==> flow/design.v <==
`timescale 1ns / 1ps
module SimpleCPU(clk, rst, data_fromRAM, wrEn, addr_toRAM, data_toRAM, pCounter);
parameter SIZE = 10;
input clk, rst;
input wire [31:0] data_fromRAM;
output reg wrEn;
output reg [SIZE-1:0] addr_toRAM;
output reg [31:0] data_toRAM;
output reg [SIZE-1:0] pCounter;
reg [ 3:0] opcode, opcodeNext;
reg [13:0] operand1, operand2, operand1Next, operand2Next;
reg [SIZE-1:0]   pCounterNext;
reg [31:0] num1, num2, num1Next, num2Next;
reg [ 3:0] state, stateNext;
always @(posedge clk)begin
	state    <= stateNext;
	pCounter <= pCounterNext;
	opcode   <= opcodeNext;
	operand1 <= operand1Next;
	operand2 <= operand2Next;
	num1     <= num1Next;
	num2     <= num2Next;
end
always @*begin
	stateNext    = state;
	pCounterNext = pCounter;
	opcodeNext   = opcode;
	operand1Next = operand1;
	operand2Next = operand2;
	num1Next     = num1;
	num2Next     = num2;
	addr_toRAM   = 0;
	wrEn         = 0;
	data_toRAM   = 0;
if(rst)
	begin
	stateNext    = 0;
	pCounterNext = 0;
	opcodeNext   = 0;
	operand1Next = 0;
	operand2Next = 0;
	num1Next     = 0;
	num2Next     = 0;
	addr_toRAM   = 0;
	wrEn         = 0;
	data_toRAM   = 0;
	end
else 
	case(state)                       
		0: begin											 
			pCounterNext = pCounter;
			opcodeNext   = opcode;
			operand1Next = 0;
			operand2Next = 0;
			addr_toRAM   = pCounter;
			num2Next     = 0;
			wrEn         = 0;
			data_toRAM   = 0;
			stateNext    = 1;
		end 
		1:begin                    
			pCounterNext = pCounter;
			opcodeNext   = {data_fromRAM[28], data_fromRAM[31:29]};
			operand1Next = data_fromRAM[27:14];
			operand2Next = data_fromRAM[13:0];
			addr_toRAM   = operand1Next;
			num1Next     = data_fromRAM;
			wrEn         = 0;
			data_toRAM   = 0;
			if( {data_fromRAM[28], data_fromRAM[31:29]} == 4'b0101 ) 	begin
				stateNext = 5;
				addr_toRAM = data_fromRAM[13:0];
				num1Next = operand1;
			end
			else if( {data_fromRAM[28], data_fromRAM[31:29]} == 4'b1101 ) 	begin
				stateNext = 6;
				addr_toRAM = data_fromRAM[27:14];
				num1Next = operand1;
			end
			else if(data_fromRAM[28] == 0 )  
				stateNext = 2;  
			else 
				stateNext = 3;
		end
		2: begin          
			pCounterNext = pCounter;
			opcodeNext   = opcode;
			operand1Next = operand1;
			operand2Next = operand2;
			addr_toRAM   = operand2;
			num1Next     = data_fromRAM;
			wrEn         = 0;
			data_toRAM   = operand2;
			stateNext = 3;
		end
		3: begin            
			pCounterNext = pCounter + 1;
			opcodeNext = opcode;
			operand1Next = operand1;
			operand2Next = operand2;
			addr_toRAM = operand1;
			num1Next = num1;
			wrEn = 1;
			stateNext = 0;
			case(opcode)                       
				4'b0000: data_toRAM = num1Next + data_fromRAM;  
				4'b1000: data_toRAM = data_fromRAM + operand2;  
				4'b0001: data_toRAM = ~(num1Next & data_fromRAM);  
				4'b1001: data_toRAM = ~(data_fromRAM & operand2);  
				4'b0010: begin 
					if(data_fromRAM < 32)
						data_toRAM = num1 >> data_fromRAM; 
					else
						data_toRAM = num1 << (data_fromRAM - 32); 
				end
				4'b1010: begin 
					if(operand2 < 32)
						data_toRAM = data_fromRAM >> operand2; 
					else
						data_toRAM = data_fromRAM << (operand2 - 32); 
				end
				4'b0011: data_toRAM = num1Next < data_fromRAM;  
				4'b1011: data_toRAM = data_fromRAM < operand2;  
				4'b0100: data_toRAM = data_fromRAM;  
				4'b1100: data_toRAM = operand2;  
				4'b0101: begin 
					data_toRAM = data_fromRAM;
					addr_toRAM = operand1;
					wrEn = 1;
				end
				4'b1101: begin  
					num2Next = data_fromRAM;
					addr_toRAM = num2;
					data_toRAM = data_fromRAM;
					wrEn = 1;
				end
				4'b0110: begin  
					if(data_fromRAM == 0)
						pCounterNext = num1;
					else
						pCounterNext = pCounter + 1;
					wrEn = 0;
				end
				4'b1110: begin
					pCounterNext = data_fromRAM + operand2;  
					wrEn = 0;
				end
				4'b0111: data_toRAM = num1Next * data_fromRAM;  
				4'b1111: data_toRAM = data_fromRAM * operand2;  
			endcase 
		end
		4:begin                    
			pCounterNext = pCounter + 1;
			opcodeNext   = 4'b0100;
			operand1Next = operand1;
			operand2Next = operand2;
			data_toRAM	 = num2;
			wrEn         = 1; 
			stateNext 	 = 0; 
			if(opcode == 4'b0101)
				addr_toRAM   = operand1;
			else if (opcode == 4'b1101)
				addr_toRAM   = num1 ;
		end
		5: begin      
			pCounterNext = pCounter;
			opcodeNext   = opcode;
			operand1Next = operand1;
			operand2Next = operand2;
			addr_toRAM   = data_fromRAM;
			num1Next     = data_fromRAM;
			wrEn         = 0;
			data_toRAM   = operand2;
			stateNext = 3;
		end
		6: begin      
			pCounterNext = pCounter;
			opcodeNext   = opcode;
			operand1Next = operand1;
			operand2Next = operand2;
			addr_toRAM   = data_fromRAM;
			num1Next     = data_fromRAM;
			num2Next     = data_fromRAM;
			wrEn         = 0;
			data_toRAM   = operand2;
			stateNext = 2;
		end
		default: begin
			stateNext    = 0;
			pCounterNext = 0;
			opcodeNext   = 0;
			operand1Next = 0;
			operand2Next = 0;
			num1Next     = 0;
			num2Next     = 0;
			addr_toRAM   = 0;
			wrEn         = 0;
			data_toRAM   = 0;
		end
	endcase
end
endmodule
=== From RTL to reports: SimpleCPU ===
Each step is given for the RTL above and for the edited RTL.
Lines under "unedited" count in the file above, lines under "edited" in the edited file.
"change": "edited" minus "unedited" as printed here.
Operators carry their Yosys type and port widths (W data, S select, Z words).
Not given: n/a

* Top module: SimpleCPU
* Clock: clk
* Cell library: sky130hd
* Library corner: tt_025C_1v80

=== Diff ===
The edit as a unified diff against the file above.
The edit is scripted: it alters the design's behaviour and was not made to optimise anything.

<pre>
@@ -163,15 +163,4 @@
 				addr_toRAM   = num1 ;
 		end
-		5: begin      
-			pCounterNext = pCounter;
-			opcodeNext   = opcode;
-			operand1Next = operand1;
-			operand2Next = operand2;
-			addr_toRAM   = data_fromRAM;
-			num1Next     = data_fromRAM;
-			wrEn         = 0;
-			data_toRAM   = operand2;
-			stateNext = 3;
-		end
 		6: begin      
 			pCounterNext = pCounter;
</pre>

=== Word level ===
Yosys after proc, flatten, opt, wreduce and memory -nomap, before mapping. Memory bits, and registers merged into a memory's read port (data or address), are not among the register bits. Print and check cells are not counted. Equal cells are merged and count once.

{| class="wikitable"
|+ Operators by class
! what !! unedited !! edited !! change
|-
| $add $sub $neg || 5 || 5 || 0
|-
| $mul || 2 || 2 || 0
|-
| divide/modulo/power cells || 0 || 0 || 0
|-
| $lt $le $gt $ge || 4 || 4 || 0
|-
| eq/ne operators || 24 || 23 || -1
|-
| shifts and indexed selects || 4 || 4 || 0
|-
| multiplexer cells || 29 || 29 || 0
|-
| bitwise logic cells || 5 || 5 || 0
|-
| reductions and logical operators || 16 || 14 || -2
|}

{| class="wikitable"
|+ Operators by type and width
! kind !! unedited !! edited !! change
|-
| $reduce_or A5 Y1 || 3 || 0 || -3
|-
| $reduce_or A4 Y1 || 1 || 3 || +2
|-
| $eq A4 B3 Y1 const B || 8 || 7 || -1
|-
| $reduce_or A2 Y1 || 3 || 2 || -1
|-
| $eq A4 B4 Y1 const B || 9 || 9 || 0
|-
| $mux W32 || 6 || 6 || 0
|-
| $mux W10 || 5 || 5 || 0
|-
| $eq A4 B2 Y1 const B || 4 || 4 || 0
|-
| $pmux W32 S3 || 3 || 3 || 0
|-
| $reduce_or A3 Y1 || 3 || 3 || 0
|-
| $eq A4 B1 Y1 const B || 2 || 2 || 0
|-
| $logic_not A4 Y1 || 2 || 2 || 0
|-
| $mux W1 || 2 || 2 || 0
|-
| $mux W3 || 2 || 2 || 0
|-
| $not A32 Y32 || 2 || 2 || 0
|-
| $pmux W1 S2 || 2 || 2 || 0
|-
| $pmux W10 S3 || 2 || 2 || 0
|-
| $pmux W14 S2 || 2 || 2 || 0
|-
| $shl A32 B32 Y32 || 2 || 2 || 0
|-
| $add A10 B1 Y10 const B || 1 || 1 || 0
|-
| $add A32 B14 Y32 || 1 || 1 || 0
|-
| $add A32 B32 Y32 || 1 || 1 || 0
|-
| $and A32 B14 Y32 || 1 || 1 || 0
|-
| $and A32 B32 Y32 || 1 || 1 || 0
|-
| $logic_not A32 Y1 || 1 || 1 || 0
|-
| $lt A14 B6 Y1 const B || 1 || 1 || 0
|-
| $lt A32 B14 Y1 || 1 || 1 || 0
|-
| $lt A32 B32 Y1 || 1 || 1 || 0
|}

Not every row of either side is listed.

{| class="wikitable"
|+ Storage and ports
! what !! unedited !! edited !! change
|-
| register bits || 110 || 110 || 0
|-
| latch bits || 0 || 0 || 0
|-
| memory bits (writable) || 0 || 0 || 0
|-
| bits in read-only memories || 0 || 0 || 0
|-
| word width x clocked read ports || 0 || 0 || 0
|-
| memory cells || 0 || 0 || 0
|-
| input bits || 34 || 34 || 0
|-
| output and inout bits || 53 || 53 || 0
|-
| cells after elaboration || 96 || 93 || -3
|}

=== Logic depth ===
Depth = most cells in a row (Yosys ltp): at word level without a register or memory, in the mapped netlist without a sequential cell, where the memories' decode and read muxes count.

{| class="wikitable"
|+ Depth
! what !! unedited !! edited !! change
|-
| depth after elaboration || 6 || 6 || 0
|-
| ABC_AREA || 0 || 0 || n/a
|-
| mapped depth || 32 || 31 || -1
|-
| gate-level depth less buffers || 28 || 27 || -1
|}

=== Synthesis result ===
The flow's flattened synthesis, as Yosys stat reports it; memories are mapped. The netlist is that of the ABC_AREA named above (0 if unset); the other value can give another one.

{| class="wikitable"
|+ Cell types
! cell type !! unedited !! edited !! change
|-
| sky130_fd_sc_hd__nor2_1 || 630 || 482 || -148
|-
| sky130_fd_sc_hd__and2_1 || 144 || 225 || +81
|-
| sky130_fd_sc_hd__a21oi_1 || 268 || 293 || +25
|-
| sky130_fd_sc_hd__a211oi_1 || 71 || 53 || -18
|-
| sky130_fd_sc_hd__a22oi_1 || 24 || 42 || +18
|-
| sky130_fd_sc_hd__mux4_2 || 22 || 40 || +18
|-
| sky130_fd_sc_hd__o21ai_0 || 197 || 180 || -17
|-
| sky130_fd_sc_hd__a31oi_1 || 41 || 26 || -15
|-
| sky130_fd_sc_hd__o211ai_1 || 38 || 25 || -13
|-
| sky130_fd_sc_hd__inv_1 || 735 || 747 || +12
|-
| sky130_fd_sc_hd__mux2i_1 || 101 || 89 || -12
|-
| sky130_fd_sc_hd__nor3_1 || 71 || 83 || +12
|-
| sky130_fd_sc_hd__a31o_2 || 3 || 13 || +10
|-
| sky130_fd_sc_hd__o221a_2 || 0 || 9 || +9
|-
| sky130_fd_sc_hd__xnor2_1 || 140 || 147 || +7
|-
| sky130_fd_sc_hd__nand3_1 || 91 || 98 || +7
|-
| sky130_fd_sc_hd__a221oi_1 || 53 || 46 || -7
|-
| sky130_fd_sc_hd__mux2_2 || 32 || 39 || +7
|}

Not every row of either side is listed.

{| class="wikitable"
|+ Mapped netlist
! what !! unedited !! edited !! change
|-
| standard cells after synthesis || 5341 || 5310 || -31
|-
| chip area (Yosys) (um2) || 41406.0 || 41939.0 || +533.0
|-
| sequential part of the area (um2) || 1801.7 || 1801.7 || 0.0
|-
| flip-flops || 90 || 90 || 0
|-
| buffer cells || 384 || 382 || -2
|}

=== Worst setup path after synthesis ===
Path of least setup slack by OpenSTA after synthesis, without wires, with an ideal clock, recovery checks aside; 20% of the period is set as input and as output delay. Where synthesis merged equal registers, the netlist keeps one of their names.

{| class="wikitable"
|+ Timing post-synthesis
! what !! unedited !! edited !! change
|-
| path kind || input -> output || input -> output || n/a
|-
| start point || input port data_fromRAM[3] || input port data_fromRAM[3] || n/a
|-
| end point || output port data_toRAM[31] || output port data_toRAM[28] || n/a
|-
| clock period (ns) || 14.0 || 14.0 || 0.0
|-
| input delay (ns) || 2.800 || 2.800 || 0.000
|-
| output delay (ns) || 2.800 || 2.800 || 0.000
|-
| launch time at the first pin (ns) || 2.800 || 2.800 || 0.000
|-
| arrival (ns) || 10.528 || 10.389 || -0.139
|-
| data required time (ns) || 11.200 || 11.200 || 0.000
|-
| setup slack (ns) || 0.672 || 0.811 || +0.139
|-
| delay of the path (ns) || 7.728 || 7.589 || -0.139
|-
| stages || 30 || 29 || -1
|-
| buffers on the path || 6 || 5 || -1
|-
| synthesis period reached (ns) || 13.328 || 13.189 || -0.139
|}

"delay of the path" is the arrival time less input delay plus setup time.
A path that ends at an output port has no setup time.
"stages": output pins that drive a net of the path, with the launching flip-flop's if there is one; two outputs of one cell count as two.
"synthesis period reached" = period - worst setup slack (recovery checks aside). The figure is calculated, with input and output delays left at 20% of the set period.

On the way, post-synthesis, unedited:
* Path through: sky130_fd_sc_hd__clkbuf_1 sky130_fd_sc_hd__clkbuf_1 sky130_fd_sc_hd__clkbuf_1 sky130_fd_sc_hd__clkbuf_1 sky130_fd_sc_hd__clkbuf_1 sky130_fd_sc_hd__clkbuf_1 sky130_fd_sc_hd__and2_1 sky130_fd_sc_hd__fa_1 sky130_fd_sc_hd__inv_1 sky130_fd_sc_hd__fa_1 sky130_fd_sc_hd__fa_1 sky130_fd_sc_hd__fa_1 sky130_fd_sc_hd__inv_1 sky130_fd_sc_hd__fa_1 sky130_fd_sc_hd__inv_1 sky130_fd_sc_hd__fa_1 sky130_fd_sc_hd__inv_1 sky130_fd_sc_hd__fa_1 sky130_fd_sc_hd__fa_1 sky130_fd_sc_hd__ha_1 sky130_fd_sc_hd__and3_1 sky130_fd_sc_hd__o31ai_1 sky130_fd_sc_hd__o21ai_0 sky130_fd_sc_hd__o2111ai_1 sky130_fd_sc_hd__a211oi_1 sky130_fd_sc_hd__o22ai_1 sky130_fd_sc_hd__xnor2_1 sky130_fd_sc_hd__nand2_1 sky130_fd_sc_hd__o211ai_1 sky130_fd_sc_hd__o211a_1

{| class="wikitable"
|+ RTL lines, path post-synthesis, unedited
! what !! line !! RTL
|-
| start, declared || 5 || <nowiki>input wire [31:0] data_fromRAM;</nowiki>
|-
| end, declared || 8 || <nowiki>output reg [31:0] data_toRAM;</nowiki>
|}

unedited: Chain of elaborated cells between the ends: none given.

On the way, post-synthesis, edited:
* Path through: sky130_fd_sc_hd__clkbuf_1 sky130_fd_sc_hd__clkbuf_1 sky130_fd_sc_hd__clkbuf_1 sky130_fd_sc_hd__buf_1 sky130_fd_sc_hd__clkbuf_1 sky130_fd_sc_hd__and2_1 sky130_fd_sc_hd__fa_1 sky130_fd_sc_hd__inv_1 sky130_fd_sc_hd__fa_1 sky130_fd_sc_hd__fa_1 sky130_fd_sc_hd__inv_1 sky130_fd_sc_hd__fa_1 sky130_fd_sc_hd__ha_1 sky130_fd_sc_hd__ha_1 sky130_fd_sc_hd__inv_1 sky130_fd_sc_hd__fa_1 sky130_fd_sc_hd__inv_1 sky130_fd_sc_hd__fa_1 sky130_fd_sc_hd__ha_1 sky130_fd_sc_hd__or3_1 sky130_fd_sc_hd__o221a_2 sky130_fd_sc_hd__a21o_1 sky130_fd_sc_hd__a31oi_1 sky130_fd_sc_hd__o311a_1 sky130_fd_sc_hd__nor3_1 sky130_fd_sc_hd__or3_1 sky130_fd_sc_hd__a32o_1 sky130_fd_sc_hd__or3b_1 sky130_fd_sc_hd__o211a_1

{| class="wikitable"
|+ RTL lines, path post-synthesis, edited
! what !! line !! RTL
|-
| start, declared || 5 || <nowiki>input wire [31:0] data_fromRAM;</nowiki>
|-
| end, declared || 8 || <nowiki>output reg [31:0] data_toRAM;</nowiki>
|}

edited: Chain of elaborated cells between the ends: none given.

=== Path in the finished layout ===
Path of least setup slack in the final report of each run of pair 1 (OpenROAD, finished layout, wires in). Where an end is a register, its clock arrival counts in the times.

{| class="wikitable"
|+ Timing after layout
! what !! unedited !! edited !! change
|-
| path kind || input -> output || input -> output || n/a
|-
| start point || input port data_fromRAM[6] || input port data_fromRAM[9] || n/a
|-
| end point || output port data_toRAM[19] || output port data_toRAM[29] || n/a
|-
| clock period (ns) || 14.0 || 14.0 || 0.0
|-
| input delay (ns) || 2.80 || 2.80 || 0.00
|-
| output delay (ns) || 2.80 || 2.80 || 0.00
|-
| launch time at the first pin (ns) || 2.80 || 2.80 || 0.00
|-
| arrival (ns) || 11.05 || 11.10 || +0.05
|-
| data required time (ns) || 11.20 || 11.20 || 0.00
|-
| setup slack (ns) || 0.15 || 0.10 || -0.05
|-
| stages || 28 || 27 || -1
|-
| buffers on the path || 7 || 3 || -4
|}

On the way, after layout, unedited:
* Path through: sky130_fd_sc_hd__buf_2 sky130_fd_sc_hd__buf_4 sky130_fd_sc_hd__buf_4 sky130_fd_sc_hd__nand2_1 sky130_fd_sc_hd__fa_1 sky130_fd_sc_hd__inv_1 sky130_fd_sc_hd__fa_1 sky130_fd_sc_hd__fa_1 sky130_fd_sc_hd__inv_1 sky130_fd_sc_hd__fa_1 sky130_fd_sc_hd__fa_1 sky130_fd_sc_hd__inv_1 sky130_fd_sc_hd__fa_1 sky130_fd_sc_hd__ha_1 sky130_fd_sc_hd__a21o_1 sky130_fd_sc_hd__a21o_1 sky130_fd_sc_hd__a22oi_1 sky130_fd_sc_hd__a21boi_0 sky130_fd_sc_hd__buf_4 sky130_fd_sc_hd__a31oi_1 sky130_fd_sc_hd__a21o_1 sky130_fd_sc_hd__a21oi_1 sky130_fd_sc_hd__xnor2_1 sky130_fd_sc_hd__buf_4 sky130_fd_sc_hd__a221oi_1 sky130_fd_sc_hd__buf_4 sky130_fd_sc_hd__a221oi_2 sky130_fd_sc_hd__clkdlybuf4s50_1

{| class="wikitable"
|+ RTL lines, path after layout, unedited
! what !! line !! RTL
|-
| start, declared || 5 || <nowiki>input wire [31:0] data_fromRAM;</nowiki>
|-
| end, declared || 8 || <nowiki>output reg [31:0] data_toRAM;</nowiki>
|}

unedited: Chain of elaborated cells between the ends: none given.

On the way, after layout, edited:
* Path through: sky130_fd_sc_hd__buf_4 sky130_fd_sc_hd__ha_1 sky130_fd_sc_hd__inv_1 sky130_fd_sc_hd__fa_1 sky130_fd_sc_hd__inv_1 sky130_fd_sc_hd__fa_1 sky130_fd_sc_hd__fa_1 sky130_fd_sc_hd__inv_1 sky130_fd_sc_hd__fa_1 sky130_fd_sc_hd__inv_1 sky130_fd_sc_hd__fa_1 sky130_fd_sc_hd__fa_1 sky130_fd_sc_hd__fa_1 sky130_fd_sc_hd__fa_1 sky130_fd_sc_hd__ha_1 sky130_fd_sc_hd__o21a_1 sky130_fd_sc_hd__o21ai_0 sky130_fd_sc_hd__a21oi_1 sky130_fd_sc_hd__o2111ai_1 sky130_fd_sc_hd__a21oi_1 sky130_fd_sc_hd__or2_2 sky130_fd_sc_hd__a221oi_1 sky130_fd_sc_hd__xnor2_2 sky130_fd_sc_hd__nand2_1 sky130_fd_sc_hd__a221oi_1 sky130_fd_sc_hd__buf_4 sky130_fd_sc_hd__clkdlybuf4s50_1

{| class="wikitable"
|+ RTL lines, path after layout, edited
! what !! line !! RTL
|-
| start, declared || 5 || <nowiki>input wire [31:0] data_fromRAM;</nowiki>
|-
| end, declared || 8 || <nowiki>output reg [31:0] data_toRAM;</nowiki>
|}

edited: Chain of elaborated cells between the ends: none given.

=== Layout results ===
Both versions went through the flow (Yosys, OpenROAD) with the same settings in each pair. Constraints: input delay and output delay 20% of the set period each, output load 0.01 pF.

Settings, pair 1:
* period_ns: 14.0
* CAP_MARGIN: 20
* CORE_MARGIN: 2
* CORE_UTILIZATION: 40
* SLEW_MARGIN: 20

{| class="wikitable"
|+ Measured results, pair 1
! what !! unedited !! edited !! change
|-
| synthesized cell area (um2) || 41406.0 || 41939.0 || +533.0
|-
| die outline area (um2) || 106103.0 || 107453.0 || +1350.0
|-
| standard-cell area after routing (um2) || 45284.7 || 45616.2 || +331.5
|-
| worst setup slack after layout (ns) || 0.148 || 0.103 || -0.045
|-
| final setup TNS (ns) || 0.000 || 0.000 || 0.000
|-
| smallest hold slack (ns) || 0.453 || 0.406 || -0.047
|-
| total power of the final layout (W) || 0.002302 || 0.002216 || -0.000086
|-
| achieved period (ns) || 13.852 || 13.897 || +0.045
|}

Settings, pair 2:
* CAP_MARGIN: 5
* CORE_UTILIZATION: 28
* GPL_ROUTABILITY_DRIVEN: 1
* PLACE_DENSITY_LB_ADDON: 0.12
* SETUP_SLACK_MARGIN: 0.36
* SLEW_MARGIN: 30
* TNS_END_PERCENT: 30
* period_ns: 8.92
* CORE_MARGIN: 2

{| class="wikitable"
|+ Measured results, pair 2
! what !! unedited !! edited !! change
|-
| synthesized cell area (um2) || 41406.0 || 41939.0 || +533.0
|-
| die outline area (um2) || 150971.0 || 152893.0 || +1922.0
|-
| standard-cell area after routing (um2) || 53963.0 || 52846.9 || -1116.1
|-
| worst setup slack after layout (ns) || -1.717 || -1.769 || -0.052
|-
| final setup TNS (ns) || -33.175 || -37.048 || -3.873
|-
| smallest hold slack (ns) || 0.455 || 0.410 || -0.045
|-
| total power of the final layout (W) || 0.004295 || 0.004049 || -0.000246
|-
| achieved period (ns) || 10.637 || 10.689 || +0.052
|}

"achieved period" is the run's clock period less its worst setup slack. It is reckoned from that one timing run; input and output delays stay at 20% of the period that was set.
"total power of the final layout" rests on the timing tool's default activity at the inputs, not on a simulated workload.
